==> flow/design.v <==
`timescale 1ns / 1ps
module uart_fifo #(
	parameter DATA_WIDTH = 8,
	parameter DATA_DEPTH = 8
)
(
	input wire aclk,
	input wire aresetn,
	input wire [DATA_WIDTH-1:0]s_axis_tdata,
	input wire s_axis_tvalid,
	output wire s_axis_tready,
	output wire [DATA_WIDTH-1:0]m_axis_tdata,
	output wire m_axis_tvalid,
	input wire m_axis_tready,
	output wire almost_empty,
	output wire almost_full
);
function integer clogb2;
    input [31:0]value;
    begin
        value = value - 1;
        for (clogb2 = 0; value > 0; clogb2 = clogb2 + 1) begin
            value = value >> 1;
        end
    end
endfunction
localparam RWIDTH = clogb2(DATA_DEPTH);
localparam CWIDTH = RWIDTH+1;
reg [DATA_WIDTH-1:0]data[DATA_DEPTH-1:0];
reg [RWIDTH-1:0]head;
reg [RWIDTH-1:0]tail;
reg [CWIDTH-1:0]count;
reg tready;
reg [DATA_WIDTH-1:0]tdata;
reg tvalid;
reg aempty;
reg afull;
wire wr_valid;
wire rd_valid;
integer i;
assign s_axis_tready = tready;
assign m_axis_tdata = tdata;
assign m_axis_tvalid = tvalid;
assign wr_valid = s_axis_tvalid & s_axis_tready;
assign rd_valid = m_axis_tvalid & m_axis_tready;
assign almost_empty = aempty;
assign almost_full = afull; 
always @(posedge aclk) begin
	if (aresetn == 1'b0) begin
		for (i = 0; i < DATA_DEPTH-1; i = i + 1) begin
			data[i] <= 0;
		end
		head <= 0;
		tail <= 0;
		count <= 0;
	end else begin
		case ({wr_valid,rd_valid})
		2'b00: begin
			head <= head;
			tail <= tail;
			count <= count;
		end
		2'b01: begin
			head <= head;
			tail <= tail + 1;
			count <= count - 1;
		end
		2'b10: begin
			data[head] <= s_axis_tdata;
			head <= head + 1;
			tail <= tail;
			count <= count + 1;
		end
		2'b11: begin
			data[head] <= s_axis_tdata;
			head <= head + 1;
			tail <= tail + 1;
			count <= count;
		end
		endcase
	end
end
always @(*) begin
	if (aresetn == 1'b0) begin
		tready <= 1'b0;
		tdata <= 0;
		tvalid <= 1'b0;
	end else begin
		tready <= (count < DATA_DEPTH) ? 1'b1 : 1'b0;
		tdata <= data[tail];
		tvalid <= (count > 0) ? 1'b1 : 1'b0;
	end
end
always @(*) begin
	if (aresetn == 1'b0) begin
		aempty <= 1'b0;
		afull <= 1'b0;
	end else begin
		aempty <= (count <= 1) ? 1'b1 : 1'b0;
		afull <= (count >= (DATA_DEPTH - 1)) ? 1'b1 : 1'b0;
	end
end
endmodule
`timescale 1ns / 1ps
module uart_prescaler
(
	input wire clk,
	input wire rst,
	input wire en,
	input wire [15:0]div,
	output wire stb,
	output wire half
);
reg [15:0]cnt;
reg stb_out;
reg half_out;
assign stb = stb_out;
assign half = half_out;
always @(posedge clk) begin
	if (rst == 1'b1) begin
		cnt <= 0;
	end else begin
		if (en == 1'b1) begin
			if (cnt == (div - 1)) begin
				cnt <= 0;
			end else begin
				cnt <= cnt + 1;
			end 
		end else begin
			cnt <= 0;
		end
	end
end
always @(*) begin
	if (rst == 1'b1) begin
		stb_out <= 1'b0;
	end else begin
		stb_out <= (cnt == (div - 1)) ? 1'b1 : 1'b0;
	end
end
always @(*) begin
	if (rst == 1'b1) begin
		half_out <= 1'b0;
	end else begin
		half_out <= (cnt == ({1'b0,div[15:1]} - 1)) ? 1'b1 : 1'b0;
	end
end
endmodule
`timescale 1ns / 1ps
module uart_rx #(
	parameter BAUD_PRESCALER = 12,	
	parameter PARITY = 0,
	parameter BYTE_SIZE = 8,
	parameter STOP_BITS = 0,
	parameter FIFO_DEPTH = 16
)
(
	input wire aclk,
	input wire aresetn,
	input wire [23:0]s_axis_config_tdata,
	input wire s_axis_config_tvalid,
	output wire s_axis_config_tready,
	output wire [15:0]m_axis_tdata,
	output wire [0:0]m_axis_tuser,
	output wire m_axis_tvalid,
	input wire m_axis_tready,
	input wire rxd,
	output wire rtsn
);
localparam STATE_IDLE = 0;
localparam STATE_START = 1;
localparam STATE_BYTE = 2;
localparam STATE_PAR = 3;
localparam STATE_STOP = 4;
localparam STATE_END = 5;
localparam PARITY_NONE = 3'd0;
localparam PARITY_EVEN = 3'd1;
localparam PARITY_ODD = 3'd2;
localparam PARITY_MARK = 3'd3;
localparam PARITY_SPACE = 3'd4;
localparam STOP_BITS_ONE = 1'd0;
localparam STOP_BITS_TWO = 1'd1;
reg [3:0]state;
reg [15:0]prescaler;
reg [2:0]parity;
reg [3:0]byte_size;
reg [0:0]stop_bits;
reg pre_en;
wire pre_stb;
wire pre_half;
reg [15:0]s_data;
reg s_valid;
wire s_ready;
reg [15:0]rx_data;
reg rx_par;
reg rx_par_rcv;
reg [7:0]byte_cnt;
reg [15:0]bit_cnt;
reg bit_rec;
reg parity_error;
wire afull;
(* IOB = "TRUE" *) reg rxd_in;
(* IOB = "TRUE" *) reg rtsn_out;
wire rx_fall;
wire rx_rise;
assign s_axis_config_tready = (state == STATE_IDLE) ? 1'b1 : 1'b0;
assign rtsn = rtsn_out;
always @(posedge aclk) begin
	if (aresetn == 1'b0) begin
		prescaler <= BAUD_PRESCALER;
		parity <= PARITY;
		byte_size <= BYTE_SIZE;
		stop_bits <= STOP_BITS;
	end else begin
		if ((s_axis_config_tvalid == 1'b1) && (s_axis_config_tready == 1'b1)) begin
			prescaler <= s_axis_config_tdata[15:0];
			parity <= s_axis_config_tdata[18:16];
			byte_size <= s_axis_config_tdata[22:19];
			stop_bits <= s_axis_config_tdata[23];
		end
	end
end
always @(posedge aclk) begin
	if (aresetn == 1'b0) begin
		rxd_in <= 1'b0;
		rtsn_out <= 1'b1;
	end else begin
		rxd_in <= rxd;
		rtsn_out <= (afull) ? 1'b1 : 1'b0;
	end
end
always @(posedge aclk) begin
	if (aresetn == 1'b0) begin
		bit_cnt <= 0;
	end else begin
		if (state != STATE_IDLE) begin
			if (pre_stb == 1'b1) begin
				bit_cnt <= 0;
			end else begin
				bit_cnt <= bit_cnt + rxd_in;
			end
		end else begin
			bit_cnt <= 0;
		end
	end
end
always @(*) begin
	if (aresetn == 1'b0) begin
		bit_rec <= 1'b0;
	end else begin
		bit_rec <= (bit_cnt >= {1'b0,prescaler[15:1]}) ? 1'b1 : 1'b0;
	end
end
always @(posedge aclk) begin
	if (aresetn == 1'b0) begin
		pre_en <= 1'b0;
		s_data <= 0;
		s_valid <= 1'b0;
		rx_data <= 0;
		byte_cnt <= 0;
		rx_par_rcv <= 1'b0;
		state <= STATE_IDLE;
	end else begin
		case (state)
		STATE_IDLE: begin
			if (rx_fall == 1'b1) begin
				pre_en <= 1'b1;
				state <= STATE_START;
			end else begin
				pre_en <= 1'b0;
			end
		end
		STATE_START: begin
			if (pre_stb == 1'b1) begin
				if (bit_rec == 1'b0) begin
					byte_cnt <= 0;
					rx_data <= 0;
					state <= STATE_BYTE;
				end else begin
					state <= STATE_IDLE;
				end
			end
		end
		STATE_BYTE: begin
			if (pre_stb == 1'b1) begin
				rx_data[byte_cnt] <= bit_rec;
				if (byte_cnt == (byte_size - 1)) begin
					if (parity == PARITY_NONE) begin
						state <= STATE_STOP;
					end else begin
						state <= STATE_PAR;
					end
				end else begin
					byte_cnt <= byte_cnt + 1;
				end
			end
		end
		STATE_PAR: begin
			if (pre_stb == 1'b1) begin
				rx_par_rcv <= bit_rec;
				state <= STATE_STOP;
			end
		end
		STATE_STOP: begin
			if (pre_half == 1'b1) begin
				state <= STATE_END;
			end
		end
		STATE_END: begin
			if (s_valid == 1'b0) begin
				s_valid <= 1'b1;
				s_data <= rx_data;
				if (rx_par != rx_par_rcv) begin
					parity_error <= 1'b1;
				end else begin
					parity_error <= 1'b0;
				end
			end else begin
				s_valid <= 1'b0;
				if (s_ready == 1'b1) begin
				end else begin
				end
				state <= STATE_IDLE;
			end
			pre_en <= 1'b0;
		end
		endcase
	end
end
always @(posedge aclk) begin
	if (aresetn == 1'b0) begin
		rx_par <= 1'b0;
	end else begin
		case (state)
		STATE_BYTE: begin
			if (pre_stb == 1'b1) begin
				case (parity)
				PARITY_EVEN: rx_par <= rx_par + bit_rec;
				PARITY_ODD: rx_par <= rx_par + bit_rec;
				default: rx_par <= rx_par;
				endcase
			end
		end
		STATE_PAR: begin
			rx_par <= rx_par;
		end
		STATE_STOP: begin
			rx_par <= rx_par;
		end
		default: begin
			case (parity)
			PARITY_EVEN: rx_par <= 1'b0;
			PARITY_ODD: rx_par <= 1'b1;
			PARITY_MARK: rx_par <= 1'b1;
			PARITY_SPACE: rx_par <= 1'b0;
			endcase
		end
		endcase
	end
end
uart_fifo #(
	.DATA_WIDTH(16+1),
	.DATA_DEPTH(FIFO_DEPTH)
) fifo_sync_inst (
	.aclk(aclk),
	.aresetn(aresetn),
	.s_axis_tdata({parity_error,s_data}),
	.s_axis_tvalid(s_valid),
	.s_axis_tready(s_ready),
	.m_axis_tdata({m_axis_tuser,m_axis_tdata}),
	.m_axis_tvalid(m_axis_tvalid),
	.m_axis_tready(m_axis_tready),
	.almost_full(afull)
);
uart_prescaler prescaler_inst (
	.clk(aclk),
	.rst(~aresetn),
	.en(pre_en),
	.div(prescaler),	
	.stb(pre_stb),
	.half(pre_half)
);
edge_detect #(
	.ZERO_DELAY("TRUE")
) edge_detect_inst (
	.clk(aclk),
	.sig(rxd_in),
	.fall(rx_fall),
	.rise(rx_rise)
);
endmodule
module edge_detect #(
	parameter ZERO_DELAY = "FALSE"
)
(
	input wire clk,
	input wire sig,
	output wire fall,
	output wire rise
);
reg [1:0]sig_ff;
reg fall_out;
reg rise_out;
assign fall = fall_out;
assign rise = rise_out;
always @(posedge clk) begin
	sig_ff[0] <= sig;
	sig_ff[1] <= sig_ff[0];
end
generate if (ZERO_DELAY == "FALSE") begin
	always @(posedge clk) begin
		if (sig_ff[0] & ~sig_ff[1]) begin
			rise_out <= 1'b1;
		end else begin
			rise_out <= 1'b0;
		end
		if (~sig_ff[0] & sig_ff[1]) begin
			fall_out <= 1'b1;
		end else begin
			fall_out <= 1'b0;
		end
	end
end else begin
	always @(sig, sig_ff[0]) begin
		rise_out <= sig & ~sig_ff[0];
		fall_out <= ~sig & sig_ff[0];
	end
end endgenerate
endmodule
`timescale 1ns / 1ps
module uart_tx #(
	parameter BAUD_PRESCALER = 12,
	parameter PARITY = 0,
	parameter BYTE_SIZE = 8,
	parameter STOP_BITS = 0,
	parameter FIFO_DEPTH = 16
)
(
	input wire aclk,
	input wire aresetn,
	input wire [23:0]s_axis_config_tdata,
	input wire s_axis_config_tvalid,
	output wire s_axis_config_tready,
	input wire [15:0]s_axis_tdata,
	input wire s_axis_tvalid,
	output wire s_axis_tready,
	output wire txd,
	input wire ctsn 
);
localparam PARITY_NONE = 3'd0;
localparam PARITY_EVEN = 3'd1;
localparam PARITY_ODD = 3'd2;
localparam PARITY_MARK = 3'd3;
localparam PARITY_SPACE = 3'd4;
localparam STOP_BITS_ONE = 1'd0;
localparam STOP_BITS_TWO = 1'd1;
localparam STATE_IDLE = 0;
localparam STATE_START = 1;
localparam STATE_BYTE = 2;
localparam STATE_PAR = 3;
localparam STATE_STOP = 4;
localparam STATE_END = 5;
reg [3:0]state;
reg [15:0]prescaler;
reg [2:0]parity;
reg [3:0]byte_size;
reg [0:0]stop_bits;
wire [15:0]m_data;
wire m_valid;
reg m_ready;
reg [15:0]counter;
reg pre_en;
wire pre_stb;
reg [15:0]tx_data;
reg tx_par;
(* IOB = "TRUE" *) reg txd_out;
assign txd = txd_out;
assign s_axis_config_tready = (state == STATE_IDLE) ? 1'b1 : 1'b0;
always @(posedge aclk) begin
	if (aresetn == 1'b0) begin
		prescaler <= BAUD_PRESCALER;
		parity <= PARITY;
		byte_size <= BYTE_SIZE;
		stop_bits <= STOP_BITS;
	end else begin
		if ((s_axis_config_tvalid == 1'b1) && (s_axis_config_tready == 1'b1)) begin
			prescaler <= s_axis_config_tdata[15:0];
			parity <= s_axis_config_tdata[18:16];
			byte_size <= s_axis_config_tdata[22:19];
			stop_bits <= s_axis_config_tdata[23];
		end
	end
end
always @(posedge aclk) begin
	if (aresetn <= 1'b0) begin
		txd_out <= 1'b0;
	end else begin
		case (state)
		STATE_IDLE: begin
			txd_out <= 1'b1;
		end
		STATE_START: begin
			txd_out <= 1'b0;
		end
		STATE_BYTE: begin
			txd_out <= tx_data[0];
		end
		STATE_PAR: begin
			txd_out <= tx_par;
		end
		STATE_STOP: begin
			txd_out <= 1'b1;
		end
		STATE_END: begin
			txd_out <= 1'b1;
		end
		default: begin
			txd_out <= 1'b1;
		end
		endcase
	end
end
always @(posedge aclk) begin
	if (aresetn == 1'b0) begin
		pre_en <= 1'b0;
		m_ready <= 1'b0;
		tx_data <= 0;
		counter <= 0;
		state <= STATE_IDLE;
	end else begin
		case (state)
		STATE_IDLE: begin
			if (m_ready == 1'b0) begin
				if (ctsn == 1'b0) begin
					m_ready <= 1'b1;
				end
			end else begin
				if (m_valid == 1'b1) begin
					m_ready <= 1'b0;
					tx_data <= m_data;
					counter <= 0;
					pre_en <= 1'b1;
					state <= STATE_START;
				end
			end
		end
		STATE_START: begin
			if (pre_stb == 1'b1) begin
				state <= STATE_BYTE;
			end
		end
		STATE_BYTE: begin
			if (pre_stb == 1'b1) begin
				tx_data[14:0] <= tx_data[15:1];
				if (counter == (byte_size - 1)) begin
					counter <= 0;
					if (parity == PARITY_NONE) begin
						state <= STATE_STOP;
					end else begin
						state <= STATE_PAR;
					end
				end else begin
					counter <= counter + 1;
				end
			end
		end
		STATE_PAR: begin
			if (pre_stb == 1'b1) begin
				state <= STATE_STOP;
			end
		end
		STATE_STOP: begin
			if (pre_stb == 1'b1) begin
				case (stop_bits)
				STOP_BITS_ONE: begin
					state <= STATE_END;
				end
				STOP_BITS_TWO: begin
					if (counter == 1) begin
						counter <= 0;
						state <= STATE_END;
					end else begin
						counter <= counter + 1;
					end
				end
				endcase
			end
		end
		STATE_END: begin
			if (m_ready == 1'b0) begin
				pre_en <= 1'b0;
				m_ready <= 1'b1;
			end else begin
				m_ready <= 1'b0;
				if (m_valid == 1'b1) begin
					tx_data <= m_data;
					pre_en <= 1'b1;
					state <= STATE_START;
				end else begin
					state <= STATE_IDLE;
				end
			end
		end
		default: begin
			state <= STATE_IDLE;
		end		
		endcase
	end
end
always @(posedge aclk) begin
	if (aresetn == 1'b0) begin
		tx_par <= 1'b0;
	end else begin
		case (state)
		STATE_BYTE: begin
			if (pre_stb == 1'b1) begin
				case (parity)
				PARITY_EVEN: tx_par <= tx_par + tx_data[0];
				PARITY_ODD: tx_par <= tx_par + tx_data[0];
				default: tx_par <= tx_par;
				endcase
			end
		end
		STATE_PAR: begin
			tx_par <= tx_par;
		end
		default: begin
			case (parity)
			PARITY_EVEN: tx_par <= 1'b0;
			PARITY_ODD: tx_par <= 1'b1;
			PARITY_MARK: tx_par <= 1'b1;
			PARITY_SPACE: tx_par <= 1'b0;
			endcase
		end
		endcase
	end
end
uart_fifo #(
	.DATA_WIDTH(16),
	.DATA_DEPTH(FIFO_DEPTH)
) fifo_sync_inst (
	.aclk(aclk),
	.aresetn(aresetn),
	.s_axis_tdata(s_axis_tdata),
	.s_axis_tvalid(s_axis_tvalid),
	.s_axis_tready(s_axis_tready),
	.m_axis_tdata(m_data),
	.m_axis_tvalid(m_valid),
	.m_axis_tready(m_ready)
);
uart_prescaler prescaler_inst (
	.clk(aclk),
	.rst(~aresetn),
	.en(pre_en),
	.div(prescaler),	
	.stb(pre_stb)
);
endmodule
`timescale 1ns / 1ps
module axis_uart_v1_0 #(
	parameter integer BAUD_PRESCALER = 10,	 
	parameter integer PARITY = 0, 			 
	parameter integer BYTE_SIZE = 8, 		 
	parameter integer STOP_BITS = 0, 		 
	parameter integer FIFO_DEPTH = 16,		 
	parameter integer FLOW_CONTROL = 1,		 
	parameter integer DYNAMIC_CONFIG = 1	 
)
(
	input wire aclk,
	input wire aresetn,
	input wire [23:0]s_axis_config_tdata,	 
	input wire s_axis_config_tvalid,
	output wire s_axis_config_tready,
	input wire [15:0]s_axis_tdata,
	input wire s_axis_tvalid,
	output wire s_axis_tready,
	output wire [15:0]m_axis_tdata,
	output wire m_axis_tuser,				 
	output wire m_axis_tvalid,
	input wire m_axis_tready,
	output wire tx,
	input wire rx,
	output wire rts,						 
	input wire cts							 
);
wire s_axis_config_tx_tready;
wire s_axis_config_rx_tready;
assign s_axis_config_tready = (DYNAMIC_CONFIG) ? s_axis_config_tx_tready & s_axis_config_rx_tready : 1'b0;
uart_tx #(
	.BAUD_PRESCALER(BAUD_PRESCALER),
	.PARITY(PARITY),
	.BYTE_SIZE(BYTE_SIZE),
	.STOP_BITS(STOP_BITS),
	.FIFO_DEPTH(FIFO_DEPTH)
) uart_tx_inst (
	.aclk(aclk),
	.aresetn(aresetn),
	.s_axis_config_tdata(s_axis_config_tdata),
	.s_axis_config_tvalid((DYNAMIC_CONFIG) ? (s_axis_config_tvalid & s_axis_config_rx_tready) : 1'b0),
	.s_axis_config_tready(s_axis_config_tx_tready),
	.s_axis_tdata(s_axis_tdata),
	.s_axis_tvalid(s_axis_tvalid),
	.s_axis_tready(s_axis_tready),
	.txd(tx),
	.ctsn(FLOW_CONTROL ? cts : 1'b0)
);
uart_rx #(
	.BAUD_PRESCALER(BAUD_PRESCALER),
	.PARITY(PARITY),
	.BYTE_SIZE(BYTE_SIZE),
	.STOP_BITS(STOP_BITS),
	.FIFO_DEPTH(FIFO_DEPTH)
) uart_rx_inst (
	.aclk(aclk),
	.aresetn(aresetn),
	.s_axis_config_tdata(s_axis_config_tdata),
	.s_axis_config_tvalid((DYNAMIC_CONFIG) ? (s_axis_config_tvalid & s_axis_config_tx_tready) : 1'b0),
	.s_axis_config_tready(s_axis_config_rx_tready),
	.m_axis_tdata(m_axis_tdata),
	.m_axis_tuser(m_axis_tuser),
	.m_axis_tvalid(m_axis_tvalid),
	.m_axis_tready(m_axis_tready),
	.rxd(rx),
	.rtsn(rts)
);
endmodule
# --- From RTL to reports: axis_uart_v1_0 ---
# Tool output for the design above, in the order of the flow.
# Line numbers count from 1 in the design file above.
design:
  top: "axis_uart_v1_0"
  clock: "aclk"
  library: "sky130hd"
  pvt_corner: "tt_025C_1v80"

# --- Word-level counts ---
# Yosys after proc, flatten, opt, wreduce and memory -nomap, before mapping. Print and check cells are not counted.
# Yosys's memory passes give these memory sizes; they may raise the number of words (mostly to a power of two), join words into wider ones and drop unused or constant bits.
word_totals:
  n_memories: 2
  input_bits: 47
  word_cells: 323
  register_bits: 213
  ram_bits: 528
op_classes:
  compare: 7
  shifts: 2
  n_addsub: 21
  mux: 120
  reduce_and_logical: 55
  equal: 58
  n_logic: 22
memory_table:
  columns: ["memory", "size", "word_bits", "line", "rtl"]
  rows:
  - ["uart_rx_inst.fifo_sync_inst.data", 16, 17, 29, "reg [DATA_WIDTH-1:0]data[DATA_DEPTH-1:0];"]
  - ["uart_tx_inst.fifo_sync_inst.data", 16, 16, 29, null]
op_table:
  columns: ["operator", "count"]
  rows:
  - ["16-bit two-way mux", 15]
  - ["16-bit by 32-bit equality test with 1-bit output", 4]
  - ["17-bit two-way mux", 6]
  - ["4-bit two-way mux", 24]
  - ["16-bit by 1-bit adder with 16-bit output with constant B", 3]
  - ["16-bit parallel mux with 3-bit select", 1]
  - ["4-bit parallel mux with 6-bit select", 2]
  - ["15-bit two-way mux", 3]
  - ["1-bit two-way mux", 44]
  - ["2-bit OR reduction", 18]
  - ["16-bit by 1-bit subtractor with 17-bit output with constant B", 2]
  - ["8-bit by 32-bit equality test with 1-bit output", 1]
  - ["16-bit parallel mux with 2-bit select", 1]
  - ["8-bit two-way mux", 4]
  - ["2-bit inequality test with constant B", 15]
  - ["15-bit parallel mux with 2-bit select", 1]
  - ["1-bit parallel mux with 2-bit select", 11]
  - ["3-bit OR reduction", 7]
  - ["2-bit by 1-bit inequality test with 1-bit output with constant B", 10]
  - ["5-bit parallel mux with 2-bit select", 2]
  - ["1-bit by 9-bit variable shift with 16-bit output", 1]
  - ["1-bit by 9-bit variable shift with 16-bit output with constant A", 1]
  - ["15-bit by 1-bit subtractor with 16-bit output with constant B", 1]
  - ["16-bit by 1-bit adder with 16-bit output", 1]
  - ["16-bit by 1-bit equality test with 1-bit output with constant B", 1]
  - ["16-bit by 15-bit >= comparator with 1-bit output", 1]
  - ["16-bit AND", 1]
  - ["16-bit bitwise OR", 1]
# Not listed: further kinds 46, cells in them 103.

# --- Depth ---
# Yosys ltp: most cells in a row. Word level: on the elaborated netlist, between registers, memories and ports. Mapped: between sequential cells and ports; inverters and the memories' decode and read muxes count.
depth:
  ltp_word: 9
  abc_area: 0
  ltp_mapped: 15

# --- Synthesis result ---
# Source: synth_stat.txt of the flow (Yosys; design flattened, memories mapped). It holds for the ABC_AREA given above (unset counts as 0); a run with the other value may have another netlist.
# Totals and module areas in this step are rounded.
synth_totals:
  cell_count: 2918
  seqArea_um2: 20300
  buffers: 201
  area_um2: 35900
  ff_cells: 750
types:
  columns: ["cell", "count", "type_area_um2"]
  rows:
  - ["sky130_fd_sc_hd__edfxtp_1", 529, 1.59E+04]
  - ["sky130_fd_sc_hd__dfxtp_1", 221, 4.42E+03]
  - ["sky130_fd_sc_hd__mux4_2", 165, 3.72E+03]
  - ["sky130_fd_sc_hd__and2_1", 526, 3.29E+03]
  - ["sky130_fd_sc_hd__nand2_1", 205, 769.488]
  - ["sky130_fd_sc_hd__a21oi_1", 138, 690.662]
  - ["sky130_fd_sc_hd__ha_1", 54, 675.648]
  - ["sky130_fd_sc_hd__nor2_1", 170, 638.112]
  - ["sky130_fd_sc_hd__xnor2_1", 71, 621.846]
  - ["sky130_fd_sc_hd__clkbuf_1", 161, 604.33]
  - ["sky130_fd_sc_hd__xor2_1", 60, 525.504]
  - ["sky130_fd_sc_hd__o21ai_0", 69, 345.331]
  - ["sky130_fd_sc_hd__nand4_1", 52, 325.312]
  - ["sky130_fd_sc_hd__nand3_1", 56, 280.269]
  - ["sky130_fd_sc_hd__inv_1", 70, 262.752]
  - ["sky130_fd_sc_hd__mux2i_1", 25, 250.24]
  - ["sky130_fd_sc_hd__or3_1", 27, 168.912]
  - ["sky130_fd_sc_hd__nor3_1", 32, 160.154]
# Other cell types: 68; their cells: 287.
# By module: a second synthesis without flattening, with its own total; a netlist apart from the flattened one above.
unflattened:
  cells_unflattened: 3345
  area_unflattened_um2: 37500
# Each row is one instance without its submodules.
by_module:
  columns: ["module", "n_inst", "mod_seq_area_um2", "mod_area_um2", "cells"]
  rows:
  - ["uart_fifo", 1, 8510, 13500, 973]
  - ["uart_fifo", 1, 8030, 12700, 925]
  - ["uart_rx", 1, 1790, 4720, 596]
  - ["uart_prescaler", 2, 320, 1750, 231]
  - ["uart_tx", 1, 1320, 3000, 383]
  - ["edge_detect", 1, 20.0, 35.0, 3]
  - ["axis_uart_v1_0", 1, 0.0, 18.8, 3]

# --- Timing after synthesis ---
# Path of least setup slack by OpenSTA after synthesis, without wires, with an ideal clock, recovery checks aside; 20% of the period is set as input and as output delay. Where synthesis merged equal registers, the netlist keeps one of their names.
synth_timing:
  kind: "input-to-reg"
  from: "input aresetn"
  to: "memory uart_rx_inst.fifo_sync_inst.data[4][0]"
  required_ps: 7585
  setup_slack_ps: 3299
  path_delay_ps: 3101
  period_ps: 8000
  input_delay_ps: 1600
  driving_pins: 11
  t_arrival_ps: 4286
  synth_period_reached_ps: 4701
# "path_delay_ps" = arrival - input delay + setup time.
# "driving_pins": output pins that drive a net of the path, with the launching flip-flop's if there is one; two outputs of one cell count as two.
# "synth_period_reached_ps" = period - worst setup slack (recovery checks aside). The figure is calculated, with input and output delays left at 20% of the set period.
# The rows between start and end are the longest chain of elaborated cells between them; the timing report does not say that the signal goes this way. Where chains are equally long, one stands for them.
# A line is the first line of the expression or statement that the cell stems from. Yosys adds cells for indexed reads and writes and turns some case tables into memories.
# The path ends at the enable pin of a flip-flop; only ways to that pin are counted.
synth_via:
  path_cell_list: "sky130_fd_sc_hd__inv_1 -> sky130_fd_sc_hd__clkbuf_1 -> sky130_fd_sc_hd__a21oi_1 -> sky130_fd_sc_hd__and2_1 -> sky130_fd_sc_hd__clkbuf_1 -> sky130_fd_sc_hd__inv_1 -> sky130_fd_sc_hd__ha_1 -> sky130_fd_sc_hd__nor2_1 -> sky130_fd_sc_hd__nor2_1 -> sky130_fd_sc_hd__nand2_1 -> sky130_fd_sc_hd__o21ai_0"
  elab_chain_len: 7
synth_lines:
  columns: ["item", "line", "rtl"]
  rows:
  - ["from (decl)", 671, "input wire aresetn,"]
  - ["1-bit two-way mux", 84, "if (aresetn == 1'b0) begin"]
  - ["1-bit AND", 45, "assign rd_valid = m_axis_tvalid & m_axis_tready;"]
  - ["2-bit equality test", 57, "case ({wr_valid,rd_valid})"]
  - ["3-bit OR reduction", null, null]
  - ["1-bit parallel mux with 2-bit select", 57, null]
  - ["1-bit two-way mux", 49, "if (aresetn == 1'b0) begin"]
  - ["1-bit bitwise OR", null, null]
  - ["to (decl)", 29, "reg [DATA_WIDTH-1:0]data[DATA_DEPTH-1:0];"]
# Nets of the timed path that keep an RTL name, with a line that drives or declares them; the list need not be complete.
synth_nets:
  columns: ["net", "line"]
  rows:
  - ["m_axis_tvalid", 84]

# --- Worst path after layout ---
# Path of least setup slack in the final report of record 1 (OpenROAD, finished layout, wires in). Where an end is a register, its clock arrival counts in the times.
# The report prints the path's times to 10 ps; the period is as set.
layout_timing:
  kind: "reg-to-output"
  from: "register (name not given)"
  to: "output m_axis_tdata[9]"
  period_ps: 9210
  setup_slack_ps: 3340
  driving_pins: 6
  out_delay_ps: 1840
  t_arrival_ps: 4030
  required_ps: 7370
layout_via:
  path_cell_list: "sky130_fd_sc_hd__dfxtp_4 -> sky130_fd_sc_hd__buf_4 -> sky130_fd_sc_hd__mux4_2 -> sky130_fd_sc_hd__mux4_2 -> sky130_fd_sc_hd__and2_1 -> sky130_fd_sc_hd__clkdlybuf4s50_1"
layout_lines:
  columns: ["item", "line", "rtl"]
  rows:
  - ["to (decl)", 678, "output wire [15:0]m_axis_tdata,"]
# Chain of elaborated cells between the ends: none given.

Hand-over note for axis_uart_v1_0

Measured data: module axis_uart_v1_0, platform sky130hd, 4 stored runs of the flow under differing settings, order arbitrary. Input and output delays are each 20% of the period that was set; the output load is 0.01 pF.
By "period_less_ws_ps" is meant the clock period of the run minus its worst setup slack. This is arithmetic on one report: input and output delays are still those of the set period (20% each).
"timing.worst_path_ps": the worst setup path's part of the clock period (all of it between registers, 20% less for each end at a port) less its slack. A launch clock that arrives late makes it longer, a capture clock that arrives late makes it shorter.
"totalPower_mw": no workload was simulated; the value follows from the tool's default switching activity.
"timing.worst_path_ps" is known to 10 ps.
Results are given in rounded form.

--- record 1 ---
==> flow/run.sh <==
#!/bin/bash
# the make line also repeats the synthesis and layout settings of config.mk as NAME=value (left out here)
make -C /OpenROAD-flow-scripts/flow DESIGN_CONFIG=/design/flow/config.mk WORK_HOME=/design/flow/orfs CLKGATE_MAP_FILE= finish
==> flow/config.mk <==
export PLATFORM = sky130hd
export DESIGN_NAME = axis_uart_v1_0
export DESIGN_NICKNAME = axis_uart_v1_0
export VERILOG_FILES = /design/flow/design.v
export SDC_FILE = /design/flow/constraint.sdc
export NUM_CORES = 4
export LEC_CHECK = 0
export CAP_MARGIN = 20
export CORE_MARGIN = 2
export CORE_UTILIZATION = 40
export SLEW_MARGIN = 20
==> flow/constraint.sdc <==
create_clock -name core_clock -period 9.21 [get_ports {aclk}]
set_input_delay 1.8420 -clock core_clock [delete_from_list [all_inputs] [get_ports {aclk}]]
set_output_delay 1.8420 -clock core_clock [all_outputs]
set_load 0.01 [all_outputs]

==> results, as YAML <==
results:
  ys_area_um2: 35900
  design_die_area_um2: 92100
  finalCellArea_um2: 40600
  fin_util_frac: 0.458
  fin_ws_ps: 3340
  tns_setup_ps: 0
  worst_hold_slack_ps: 428
  totalPower_mw: 9.07
  period_less_ws_ps: 5873
  timing.worst_path_ps: 4030
  worst_path_kind: "reg-to-output"

--- record 2 ---
==> flow/run.sh <==
#!/bin/bash
# the make line also repeats the synthesis and layout settings of config.mk as NAME=value (left out here)
make -C /OpenROAD-flow-scripts/flow DESIGN_CONFIG=/design/flow/config.mk WORK_HOME=/design/flow/orfs CLKGATE_MAP_FILE= finish
==> flow/config.mk <==
export PLATFORM = sky130hd
export DESIGN_NAME = axis_uart_v1_0
export DESIGN_NICKNAME = axis_uart_v1_0
export VERILOG_FILES = /design/flow/design.v
export SDC_FILE = /design/flow/constraint.sdc
export NUM_CORES = 4
export LEC_CHECK = 0
export ABC_AREA = 0
export CAP_MARGIN = 20
export CELL_PAD_IN_SITES_DETAIL_PLACEMENT = 2
export CORE_ASPECT_RATIO = 0.86
export CORE_MARGIN = 10
export CORE_UTILIZATION = 40
export GPL_ROUTABILITY_DRIVEN = 0
export HOLD_SLACK_MARGIN = 0.07
export MAX_ROUTING_LAYER = met4
export MIN_ROUTING_LAYER = met2
export PLACE_DENSITY_LB_ADDON = 0.14
export SLEW_MARGIN = 20
==> flow/constraint.sdc <==
create_clock -name core_clock -period 4.15 [get_ports {aclk}]
set_input_delay 0.8300 -clock core_clock [delete_from_list [all_inputs] [get_ports {aclk}]]
set_output_delay 0.8300 -clock core_clock [all_outputs]
set_load 0.01 [all_outputs]

==> results, as YAML <==
results:
  ys_area_um2: 35900
  design_die_area_um2: 102000
  finalCellArea_um2: 41100
  fin_util_frac: 0.464
  fin_ws_ps: 63
  tns_setup_ps: 0
  worst_hold_slack_ps: 382
  totalPower_mw: 21.1
  period_less_ws_ps: 4087
  timing.worst_path_ps: 3260
  worst_path_kind: "reg-to-output"

--- record 3 ---
==> flow/run.sh <==
#!/bin/bash
# the make line also repeats the synthesis and layout settings of config.mk as NAME=value (left out here)
make -C /OpenROAD-flow-scripts/flow DESIGN_CONFIG=/design/flow/config.mk WORK_HOME=/design/flow/orfs CLKGATE_MAP_FILE= finish
==> flow/config.mk <==
export PLATFORM = sky130hd
export DESIGN_NAME = axis_uart_v1_0
export DESIGN_NICKNAME = axis_uart_v1_0
export VERILOG_FILES = /design/flow/design.v
export SDC_FILE = /design/flow/constraint.sdc
export NUM_CORES = 4
export LEC_CHECK = 0
export CAP_MARGIN = 0
export CELL_PAD_IN_SITES_GLOBAL_PLACEMENT = 1
export CORE_ASPECT_RATIO = 1.49
export CORE_MARGIN = 2
export CORE_UTILIZATION = 63
export CTS_CLUSTER_DIAMETER = 302
export CTS_CLUSTER_SIZE = 60
export MAX_ROUTING_LAYER = met4
export SLEW_MARGIN = 20
==> flow/constraint.sdc <==
create_clock -name core_clock -period 4.55 [get_ports {aclk}]
set_input_delay 0.9100 -clock core_clock [delete_from_list [all_inputs] [get_ports {aclk}]]
set_output_delay 0.9100 -clock core_clock [all_outputs]
set_load 0.01 [all_outputs]

==> results, as YAML <==
results:
  ys_area_um2: 35900
  design_die_area_um2: 58900
  finalCellArea_um2: 37800
  fin_util_frac: 0.672
  fin_ws_ps: 224
  tns_setup_ps: 0
  worst_hold_slack_ps: 453
  totalPower_mw: 13.9
  period_less_ws_ps: 4326
  timing.worst_path_ps: 3420
  worst_path_kind: "reg-to-output"

--- record 4 ---
==> flow/run.sh <==
#!/bin/bash
# the make line also repeats the synthesis and layout settings of config.mk as NAME=value (left out here)
make -C /OpenROAD-flow-scripts/flow DESIGN_CONFIG=/design/flow/config.mk WORK_HOME=/design/flow/orfs CLKGATE_MAP_FILE= finish
==> flow/config.mk <==
export PLATFORM = sky130hd
export DESIGN_NAME = axis_uart_v1_0
export DESIGN_NICKNAME = axis_uart_v1_0
export VERILOG_FILES = /design/flow/design.v
export SDC_FILE = /design/flow/constraint.sdc
export NUM_CORES = 4
export LEC_CHECK = 0
export ABC_AREA = 1
export CAP_MARGIN = 20
export CELL_PAD_IN_SITES_DETAIL_PLACEMENT = 2
export CORE_ASPECT_RATIO = 0.86
export CORE_MARGIN = 10
export CORE_UTILIZATION = 40
export GPL_ROUTABILITY_DRIVEN = 0
export HOLD_SLACK_MARGIN = 0.07
export MAX_ROUTING_LAYER = met4
export PLACE_DENSITY_LB_ADDON = 0.14
export SLEW_MARGIN = 20
==> flow/constraint.sdc <==
create_clock -name core_clock -period 4.15 [get_ports {aclk}]
set_input_delay 0.8300 -clock core_clock [delete_from_list [all_inputs] [get_ports {aclk}]]
set_output_delay 0.8300 -clock core_clock [all_outputs]
set_load 0.01 [all_outputs]

==> results, as YAML <==
results:
  ys_area_um2: 35400
  design_die_area_um2: 101000
  finalCellArea_um2: 40300
  fin_util_frac: 0.458
  fin_ws_ps: 7
  tns_setup_ps: 0
  worst_hold_slack_ps: 419
  totalPower_mw: 22.0
  period_less_ws_ps: 4143
  timing.worst_path_ps: 3310
  worst_path_kind: "reg-to-output"

End of note.
